==> flow/design.v <==
module control_unit(
    input wire [7:0] instr,          
    input wire [2:0] state,          
    input wire zf,                   
    input wire reset,                
    output reg [2:0] next_state,     
    output reg pc_we,                
    output reg pc_sel,               
    output reg pc_jmp_sel,           
    output reg [3:0] pc_offset,      
    output reg addr_sel,             
    output reg [3:0] addr_offset,    
    output reg mem_sel,              
    output reg mem_we,               
    output reg [2:0] alu_opcode,     
    output reg alu_sel_a,            
    output reg alu_sel_b,            
    output reg alu_we,               
    output reg zf_we,                
    output reg ir_we,                
    output reg a_sel,                
    output reg a_we,                 
    output reg b_sel,                
    output reg b_we,                 
    output reg halt                  
);
    localparam ADD    = 3'b000;
    localparam AND    = 3'b001;
    localparam NOT    = 3'b010;
    localparam LOAD   = 3'b011;
    localparam STORE  = 3'b100;
    localparam JUMP   = 3'b101;
    localparam JUMPz  = 3'b110;
    localparam HALT   = 3'b111;
    localparam FETCH      = 3'b000; 
    localparam DECODE     = 3'b001;
    localparam EXECUTE    = 3'b010;
    localparam MEMORY     = 3'b011;
    localparam WRITEBACK  = 3'b100;
    localparam HALT_STATE = 3'b101;
    localparam IDLE       = 3'b110;
    always @(*) begin
        pc_we = 0;               
        pc_sel = 0;              
        pc_jmp_sel = 0;          
        pc_offset = 4'b0000;     
        addr_sel = 0;            
        addr_offset = 4'b0000;   
        mem_sel = 0;             
        mem_we = 0;              
        alu_opcode = 3'b000;     
        alu_sel_a = 0;           
        alu_sel_b = 0;           
        alu_we = 0;              
        zf_we = 0;               
        ir_we = 0;               
        a_sel = 0;               
        a_we = 0;                
        b_sel = 0;               
        b_we = 0;                
        halt = 0;                
        next_state = FETCH;      
        if (reset) begin
            next_state = FETCH;      
        end
        else begin
            case (state)
                FETCH: begin                     
                    next_state = DECODE;         
                    pc_we = 1;                   
                    ir_we = 1;                   
                end
                DECODE: begin    
                    case (instr[7:5])       
                        ADD, AND, NOT, JUMP, JUMPz: begin
                            next_state = EXECUTE;       
                        end
                        LOAD, STORE: begin
                            next_state = MEMORY;
                        end
                        HALT: begin
                            next_state = HALT_STATE;
                        end
                    endcase
                end
                EXECUTE: begin                           
                    case (instr[7:5])
                        ADD, AND: begin
                            alu_opcode = instr[7:5];     
                            alu_sel_a = instr[3];        
                            alu_sel_b = instr[2];        
                            alu_we = 1;                  
                            zf_we = 1;                   
                            next_state = WRITEBACK;
                        end
                        NOT: begin
                            alu_opcode = instr[7:5];     
                            alu_sel_a = instr[3];        
                            alu_we = 1;                  
                            zf_we = 1;                   
                            next_state = WRITEBACK;
                        end
                        JUMP: begin
                            pc_jmp_sel = instr[4];       
                            pc_offset = instr[3:0];      
                            pc_sel = 1;                  
                            pc_we = 1;                   
                            next_state = IDLE;
                        end
                        JUMPz: begin
                            if (zf == 1) begin
                                pc_jmp_sel = instr[4];   
                                pc_offset = instr[3:0];  
                                pc_sel = 1;              
                                pc_we = 1;               
                            end
                            next_state = IDLE;
                        end
                    endcase
                end
                MEMORY: begin                                    
                    case (instr[7:5])
                        LOAD: begin
                            addr_offset = instr[3:0];    
                            addr_sel = 1;                
                            next_state = WRITEBACK;
                        end
                        STORE: begin
                            addr_offset = instr[3:0];    
                            addr_sel = 1;                
                            mem_sel = instr[4];          
                            mem_we = 1;                  
                            next_state = IDLE;
                        end
                    endcase
                end
                WRITEBACK: begin                         
                    case (instr[7:5])
                        ADD, AND, NOT: begin
                            if (instr[4] == 0) begin
                                a_sel = 1;               
                                a_we = 1;                
                            end else begin
                                b_sel = 1;               
                                b_we = 1;                
                            end
                            next_state = FETCH;
                        end
                        LOAD: begin
                            if (instr[4] == 0) begin
                                a_we = 1;            
                            end else begin
                                b_we = 1;            
                            end
                            next_state = FETCH;
                        end
                    endcase
                end 
                HALT_STATE: begin
                    halt = 1;
                    next_state = HALT_STATE;
                end
                IDLE: begin
                    next_state = FETCH;
                end
            endcase
        end
    end
endmodule
module alu(
    input wire [2:0] opcode,         
    input wire [7:0] a,              
    input wire [7:0] b,              
    output reg [7:0] y,              
    output reg zf                    
);
    localparam ADD = 3'b000;         
    localparam AND = 3'b001;         
    localparam NOT = 3'b010;         
always @(*) begin
    zf = 0;
    case (opcode)
        ADD: begin             
            y = a + b;
        end
        AND: begin              
            y = a & b;
        end
        NOT: begin              
            y = ~a;
        end
        default: begin               
            y = 8'b00000000;
        end
    endcase
    if (y == 8'b00000000) begin
        zf = 1;
    end
end
endmodule
module register #(
    parameter WIDTH = 8
)(
    input wire clk,                  
    input wire rst,                  
    input wire we,                   
    input wire [WIDTH-1:0] d,        
    output reg [WIDTH-1:0] q         
);
    always @(posedge clk) begin      
        if (rst) begin
            q <= {WIDTH{1'b0}};      
        end else if (we) begin
            q <= d;                  
        end
    end
endmodule
module mux_2to1 (
    input wire [7:0] in0,    
    input wire [7:0] in1,    
    input wire sel,          
    output wire [7:0] out    
);
    assign out = sel ? in1 : in0;
endmodule
module adder(
    input wire [7:0] a,
    input wire [7:0] b,
    output wire [7:0] sum
);
    assign sum = a + b;
endmodule
module zext(
    input wire [3:0] in,
    output wire [7:0] out
);
assign out = {4'b0000, in};
endmodule
module cpu_8b(
    input wire clk,
    input wire rst,
    output wire halt,
    output wire mem_we,
    output wire [7:0] mem_addr,
    output wire [7:0] mem_wdata,
    input wire [7:0] mem_rdata
);
    wire [7:0] mem_d_i;
    wire [7:0] mem_d_o;
    assign mem_wdata = mem_d_i;
    assign mem_d_o = mem_rdata;
    wire [2:0] alu_opcode;
    wire [7:0] alu_a;
    wire [7:0] alu_b;
    wire a_we;
    wire [7:0] a_reg_i;
    wire [7:0] a_reg_o;
    wire b_we;
    wire [7:0] b_reg_i;
    wire [7:0] b_reg_o;
    wire alu_we;
    wire [7:0] alu_res_next;
    wire [7:0] alu_res;
    wire zf_we;
    wire zf_next;
    wire zf;
    wire ir_we;
    wire [7:0] instr;
    wire [2:0] next_state;
    wire [2:0] state;
    wire pc_we;
    wire [7:0] pc_next;
    wire [7:0] pc;
    wire alu_sel_a;
    wire alu_sel_b;
    wire a_sel;
    wire b_sel;
    wire mem_sel;
    wire [7:0] offset_addr;
    wire addr_sel;
    wire [7:0] addr_offset_zext;
    wire [3:0] addr_offset;
    wire [3:0] pc_offset;
    wire [7:0] pc_offset_zext;
    wire [7:0] inc_pc;
    wire [7:0] new_pc;
    wire pc_sel;
    wire [7:0] jmp_reg_val;
    wire pc_jmp_sel;
    control_unit cpu_control(
        .instr(instr),
        .state(state),
        .zf(zf),
        .reset(rst),
        .next_state(next_state),
        .pc_we(pc_we),
        .pc_sel(pc_sel),
        .pc_jmp_sel(pc_jmp_sel),
        .pc_offset(pc_offset),
        .addr_sel(addr_sel),
        .addr_offset(addr_offset),
        .mem_sel(mem_sel),
        .mem_we(mem_we),
        .alu_opcode(alu_opcode),
        .alu_sel_a(alu_sel_a),
        .alu_sel_b(alu_sel_b),
        .alu_we(alu_we),
        .zf_we(zf_we),
        .ir_we(ir_we),
        .a_sel(a_sel),
        .a_we(a_we),
        .b_sel(b_sel),
        .b_we(b_we),
        .halt(halt)
    );
    alu alu_unit(
        .opcode(alu_opcode),
        .a(alu_a),
        .b(alu_b),
        .y(alu_res_next),
        .zf(zf_next)
    );
    register #(.WIDTH(8)) a_register(
        .clk(clk),
        .rst(rst),
        .we(a_we),
        .d(a_reg_i),
        .q(a_reg_o)
    );
    register #(.WIDTH(8)) b_register(
        .clk(clk),
        .rst(rst),
        .we(b_we),
        .d(b_reg_i),
        .q(b_reg_o)
    );
    register #(.WIDTH(8)) alu_register(
        .clk(clk),
        .rst(rst),
        .we(alu_we),
        .d(alu_res_next),
        .q(alu_res)
    );
    register #(.WIDTH(1)) zf_register(
        .clk(clk),
        .rst(rst),
        .we(zf_we),
        .d(zf_next),
        .q(zf)
    );
    register #(.WIDTH(8)) instruction_register(
        .clk(clk),
        .rst(rst),
        .we(ir_we),
        .d(mem_d_o),
        .q(instr)
    );
    register #(.WIDTH(3)) state_register(
        .clk(clk),
        .rst(rst),
        .we(1'b1),
        .d(next_state),
        .q(state)
    );
    register #(.WIDTH(8)) program_counter(
        .clk(clk),
        .rst(rst),
        .we(pc_we),
        .d(pc_next),
        .q(pc)
    );
    mux_2to1 alu_a_mux(
        .in0(a_reg_o),
        .in1(b_reg_o),
        .sel(alu_sel_a),
        .out(alu_a)
    );
    mux_2to1 alu_b_mux(
        .in0(a_reg_o),
        .in1(b_reg_o),
        .sel(alu_sel_b),
        .out(alu_b)
    );
    mux_2to1 a_register_mux(
        .in0(mem_d_o),
        .in1(alu_res),
        .sel(a_sel),
        .out(a_reg_i)
    );
    mux_2to1 b_register_mux(
        .in0(mem_d_o),
        .in1(alu_res),
        .sel(b_sel),
        .out(b_reg_i)
    );
    mux_2to1 mem_data_mux(
        .in0(a_reg_o),
        .in1(b_reg_o),
        .sel(mem_sel),
        .out(mem_d_i)
    );
    mux_2to1 mem_addr_mux(
        .in0(pc),
        .in1(offset_addr),
        .sel(addr_sel),
        .out(mem_addr)
    );
    adder addr_adder(
        .a(addr_offset_zext),
        .b(pc),
        .sum(offset_addr)
    );
    zext addr_zext(
        .in(addr_offset),
        .out(addr_offset_zext)
    );
    zext pc_zext(
        .in(pc_offset),
        .out(pc_offset_zext)
    );
    mux_2to1 pc_mux(
        .in0(inc_pc),
        .in1(new_pc),
        .sel(pc_sel),
        .out(pc_next)
    );
    adder inc_pc_adder(
        .a(pc),
        .b(8'b00000001),
        .sum(inc_pc)
    );
    adder new_pc_adder(
        .a(pc_offset_zext),
        .b(jmp_reg_val),
        .sum(new_pc)
    );
    mux_2to1 jump_mux(
        .in0(a_reg_o),
        .in1(b_reg_o),
        .sel(pc_jmp_sel),
        .out(jmp_reg_val)
    );
endmodule
Reports on cpu_8b. The steps from the RTL of cpu_8b to its reports follow in flow order. Lines are those of the file above, counted from 1. Library cell names are shortened. A cell with -- has no value.

Design top: cpu_8b. Clock: clk. Standard-cell library: sky130hd. Timing corner: tt_025C_1v80.

Word level. Yosys after proc, flatten, opt, wreduce and memory -nomap, before mapping. Print and check cells are not counted. Equal cells are merged and count once. Yosys's memory passes give these memory sizes; they may raise the number of words (mostly to a power of two), join words into wider ones and drop unused or constant bits.

For bits in registers the number is 44. The entry for ROM bits reads 24. The figure for word width x clocked read ports is 3. The figure for memories is 1. Input bits: 10. The entry for output and inout port bits reads 18. The entry for cells after elaboration reads 107.

Memories: (name not given) (depth 8, width 3, read ports 1, write ports 0, line 74) `case (instr[7:5])`.

Add/subtract/negate cells: 4. Under eq/ne operators stands 13. Multiplexer cells: 71. The entry for bitwise operators reads 2. The figure for reductions and logical operators is 9.

Operators by type and width (number): 2-to-1 mux 8 bit (8); 2-to-1 mux 1 bit (44); case mux 8 bit (select 3 bit) (1); 2-to-1 mux 4 bit (6); adder 4 x 8 -> 8 bit (2); equality test 3 x 2 -> 1 bit with constant B (5); equality test 3 bit with constant B (5); case mux 3 bit (select 5 bit) (1); 2-to-1 mux 3 bit (5); case mux 3 bit (select 2 bit) (2); equality test 3 x 1 -> 1 bit with constant B (3); zero test 3 bit (3); adder 8 x 1 -> 8 bit with constant B (1); adder 8 bit (1); bitwise AND 8 bit (1); NOT 8 bit (1); zero test 8 bit (1); case mux 4 bit (select 2 bit) (1); OR reduction 2 bit (3); case mux 1 bit (select 2 bit) (3); OR reduction 4 bit (1); OR reduction 3 bit (1).

Longest topological paths. Longest topological path by Yosys (ltp), each cell counted once; first at word level (registers and memories cut), then after technology mapping (sequential cells cut; the memories' decode and read muxes count).

Depth after elaboration: 10. Under ABC_AREA stands 0. The figure for gate-level depth with buffers is 16. Mapped depth without buffers: 14.

Netlist. Source: synth_stat.txt of the flow (Yosys; design flattened, memories mapped). It holds for the ABC_AREA given above (unset counts as 0); a run with the other value may have another netlist.

Cells by type: dfxtp_1 (number 47, area in all 940.902 µm²); mux2_2 (number 24, area in all 270.259 µm²); nor2_1 (number 61, area in all 228.97 µm²); ha_1 (number 18, area in all 225.216 µm²); nand2_1 (number 55, area in all 206.448 µm²); mux2i_1 (number 19, area in all 190.182 µm²); a211oi_1 (number 22, area in all 165.158 µm²); a21oi_1 (number 27, area in all 135.13 µm²); xnor2_1 (number 12, area in all 105.101 µm²); o21ai_0 (number 20, area in all 100.096 µm²); inv_1 (number 21, area in all 78.826 µm²); nand3_1 (number 14, area in all 70.067 µm²); nor2b_1 (number 10, area in all 62.56 µm²); xor2_1 (number 7, area in all 61.309 µm²); fa_1 (number 3, area in all 60.058 µm²); clkbuf_1 (number 13, area in all 48.797 µm²); and2_1 (number 7, area in all 43.792 µm²); nor3_1 (number 7, area in all 35.034 µm²).

Other cell types: 46; their cells: 75.

Mapped cells: 462. The entry for synthesis area reads 3653.5 µm². The entry for sequential part of the area reads 940.9 µm². The entry for mapped flip-flops reads 47. The figure for buffers is 23.

By module: a second synthesis without flattening, with its own total; a netlist apart from the flattened one above.

Cell total of the unflattened synthesis: 505. Under area total of the unflattened synthesis stands 4724.5 µm².

Rows give one instance, submodules left out.

By module: register (WIDTH=8) (times used 5, cells 26, area 285.3 µm², seq. area 160.2 µm²); mux_2to1 (times used 8, cells 9, area 131.4 µm², seq. area 0.0 µm²); adder (times used 3, cells 42, area 331.6 µm², seq. area 0.0 µm²); alu (times used 1, cells 77, area 559.3 µm², seq. area 0.0 µm²); control_unit (times used 1, cells 68, area 422.9 µm², seq. area 0.0 µm²); zext (times used 2, cells 9, area 63.8 µm², seq. area 0.0 µm²); register (WIDTH=3) (times used 1, cells 9, area 101.3 µm², seq. area 60.1 µm²); register (WIDTH=1) (times used 1, cells 3, area 33.8 µm², seq. area 20.0 µm²); cpu_8b (times used 1, cells 2, area 7.5 µm², seq. area 0.0 µm²).

Path before layout. Source: OpenSTA report_checks on the synthesized netlist (no wires, ideal clock, input and output delay 20% of the period each), path of least setup slack; recovery checks are left aside. Register names are those of the netlist, which keeps one name where synthesis merged equal registers.

Path type: input port to flip-flop. From: input rst. To: register zf_register.q. The figure for period is 5000 ps. The entry for external input delay reads 1000 ps. Library setup time: 84 ps. For launch time at the first pin the number is 1000 ps. The entry for data arrival time reads 4274 ps. For data required time the number is 4916 ps. The figure for setup slack is 641 ps. The entry for delay of the path reads 3358 ps. Under driving pins on the path stands 15. For path buffers the number is 1. Under synthesis period reached stands 4359 ps.

"delay of the path" = arrival - input delay + setup time. "driving pins on the path": output pins that drive a net of the path, with the launching flip-flop's if there is one; two outputs of one cell count as two. "synthesis period reached" is the clock period less the worst setup slack; recovery checks do not enter. This is arithmetic on one report: input and output delays are still those of the set period (20% each). Between the ends stands the longest chain of elaborated cells between them, by number of cells; it is not shown to be the way that was timed. Of several equally long chains one is given. Each line given opens the expression or statement behind the cell; cells for indexed reads and writes are added by Yosys, which also makes memories of some case tables.

Cells stage by stage: or3_1 buf_4 nor2_8 nand3_1 mux2_2 ha_1 inv_1 fa_1 nand2b_1 a21o_1 nand2_1 o21ai_0 or4b_1 or4_1 o31ai_2. Under length of the longest elaborated chain stands 6. The figure for elaborated cells between the ends (all ways) is 15. For source lines of those cells the number is 7. Classes of those cells: add/sub: 1; eq/ne: 2; mux: 8; logic: 2; reduce/logical: 2.

RTL lines, path after synthesis: start, declared (line 241) `input wire rst,`; 2-to-1 mux 1 bit (line 63) `if (reset) begin`; 2-to-1 mux 8 bit (line 224) `assign out = sel ? in1 : in0;`; adder 8 bit (line 184) `y = a + b;`; case mux 8 bit (select 3 bit) (line 182) `case (opcode)`; zero test 8 bit (line 196) `if (y == 8'b00000000) begin`; 2-to-1 mux 1 bit (line 196); end, assigned (line 212) `q <= {WIDTH{1'b0}};`; end, assigned (line 214) `q <= d;`; end, declared (line 208) `output reg [WIDTH-1:0] q`.

Timing after layout. From the final timing report of run A: the path of least setup slack in the routed layout; clock arrival at registers is part of the times. The path's times are printed in steps of 10 ps; the period is the one set.

Path type: flip-flop to flip-flop. From: register instruction_register.q[7]. To: register zf_register.q. The figure for period is 2890 ps. Library setup time: 80 ps. For launch time at the first pin the number is 300 ps. The entry for data arrival time reads 3930 ps. For data required time the number is 3110 ps. The figure for setup slack is -820 ps. Under driving pins on the path stands 14. For path buffers the number is 1.

Cells stage by stage: dfxtp_4 buf_4 nor3_4 nand4_4 mux2i_1 inv_1 ha_1 a211oi_4 nor2_1 nor2_2 o32ai_1 or3_1 or4_4 o31ai_4.

RTL lines, path after layout: start, declared (line 208) `output reg [WIDTH-1:0] q`; start, assigned (line 212) `q <= {WIDTH{1'b0}};`; start, assigned (line 214) `q <= d;`; end, assigned (line 212); end, assigned (line 214); end, declared (line 208).

Chain of elaborated cells between the ends: none given.

## Implementation results

Measured data: module cpu_8b, platform sky130hd, 4 stored runs of the flow under differing settings, order arbitrary. Input and output delays are each 20% of the period that was set; the output load is 0.01 pF. "period achieved": clock period set for the run, less the worst setup slack. It is reckoned from that one timing run; input and output delays stay at 20% of the period that was set. "time used up by the worst setup path": the worst setup path's part of the clock period (all of it between registers, 20% less for each end at a port) less its slack. A launch clock that arrives late makes it longer, a capture clock that arrives late makes it shorter. By "total design power" is meant OpenSTA's value without simulated activity: inputs other than the clock are taken to toggle once in ten clock periods, and the tool carries that through the logic. "time used up by the worst setup path" is known to 10 ps.

Run A has these settings: CELL_PAD_IN_SITES_DETAIL_PLACEMENT 1; CORE_ASPECT_RATIO 1.33; CORE_UTILIZATION 38; CTS_CLUSTER_DIAMETER 334; CTS_CLUSTER_SIZE 50; GPL_ROUTABILITY_DRIVEN 0; MAX_ROUTING_LAYER met4; TNS_END_PERCENT 90; period_ns 2.89; CAP_MARGIN 20; CORE_MARGIN 2; SLEW_MARGIN 20. The measured worst hold slack is 523 ps. The total design power stands at 2,410 µW. The measured time used up by the worst setup path is 3,710 ps. Critical path kind: flip-flop to flip-flop. For the period achieved the run shows 3,710 ps. The standard-cell area of the final layout is 5,484.0 µm². The utilization of the finished layout reads 58.1%. The post-synthesis cell area reads 3,653.5 µm². The measured setup TNS is -5,792 ps. The overall die area is 10,423.0 µm². The measured worst slack on setup checks is -820 ps.

Run B has these settings: CORE_UTILIZATION 40; period_ns 8.06; CAP_MARGIN 20; CORE_MARGIN 2; SLEW_MARGIN 20. The measured worst hold slack is 471 ps. The total design power stands at 648.2 µW. The measured time used up by the worst setup path is 3,080 ps. Critical path kind: input port to output port. For the period achieved the run shows 6,300 ps. The standard-cell area of the final layout is 4,067.7 µm². The utilization of the finished layout reads 46.2%. The post-synthesis cell area reads 3,653.5 µm². The measured setup TNS is 0 ps. The overall die area is 9,914.2 µm². The measured worst slack on setup checks is 1,760 ps.

Run C has these settings: ABC_AREA 1; CORE_ASPECT_RATIO 1.07; CORE_UTILIZATION 41; CTS_CLUSTER_DIAMETER 108; GPL_ROUTABILITY_DRIVEN 1; GPL_TIMING_DRIVEN 0; MAX_ROUTING_LAYER met4; PLACE_DENSITY_LB_ADDON 0.15; SLEW_MARGIN 35; period_ns 5.66; CAP_MARGIN 20; CORE_MARGIN 2. The measured worst hold slack is 502 ps. The total design power stands at 979 µW. The measured time used up by the worst setup path is 2,830 ps. Critical path kind: input port to output port. For the period achieved the run shows 5,091 ps. The standard-cell area of the final layout is 4,151.5 µm². The utilization of the finished layout reads 47.9%. The post-synthesis cell area reads 3,664.8 µm². The measured setup TNS is 0 ps. The overall die area is 9,711.2 µm². The measured worst slack on setup checks is 569 ps.

Run D has these settings: CORE_UTILIZATION 34; TNS_END_PERCENT 90; period_ns 5.0; CAP_MARGIN 20; CORE_MARGIN 2; SLEW_MARGIN 20. The measured worst hold slack is 480 ps. The total design power stands at 1,043 µW. The measured time used up by the worst setup path is 3,710 ps. Critical path kind: flip-flop to output port. For the period achieved the run shows 4,707 ps. The standard-cell area of the final layout is 4,195.3 µm². The utilization of the finished layout reads 40.5%. The post-synthesis cell area reads 3,653.5 µm². The measured setup TNS is 0 ps. The overall die area is 11,590.7 µm². The measured worst slack on setup checks is 293 ps.
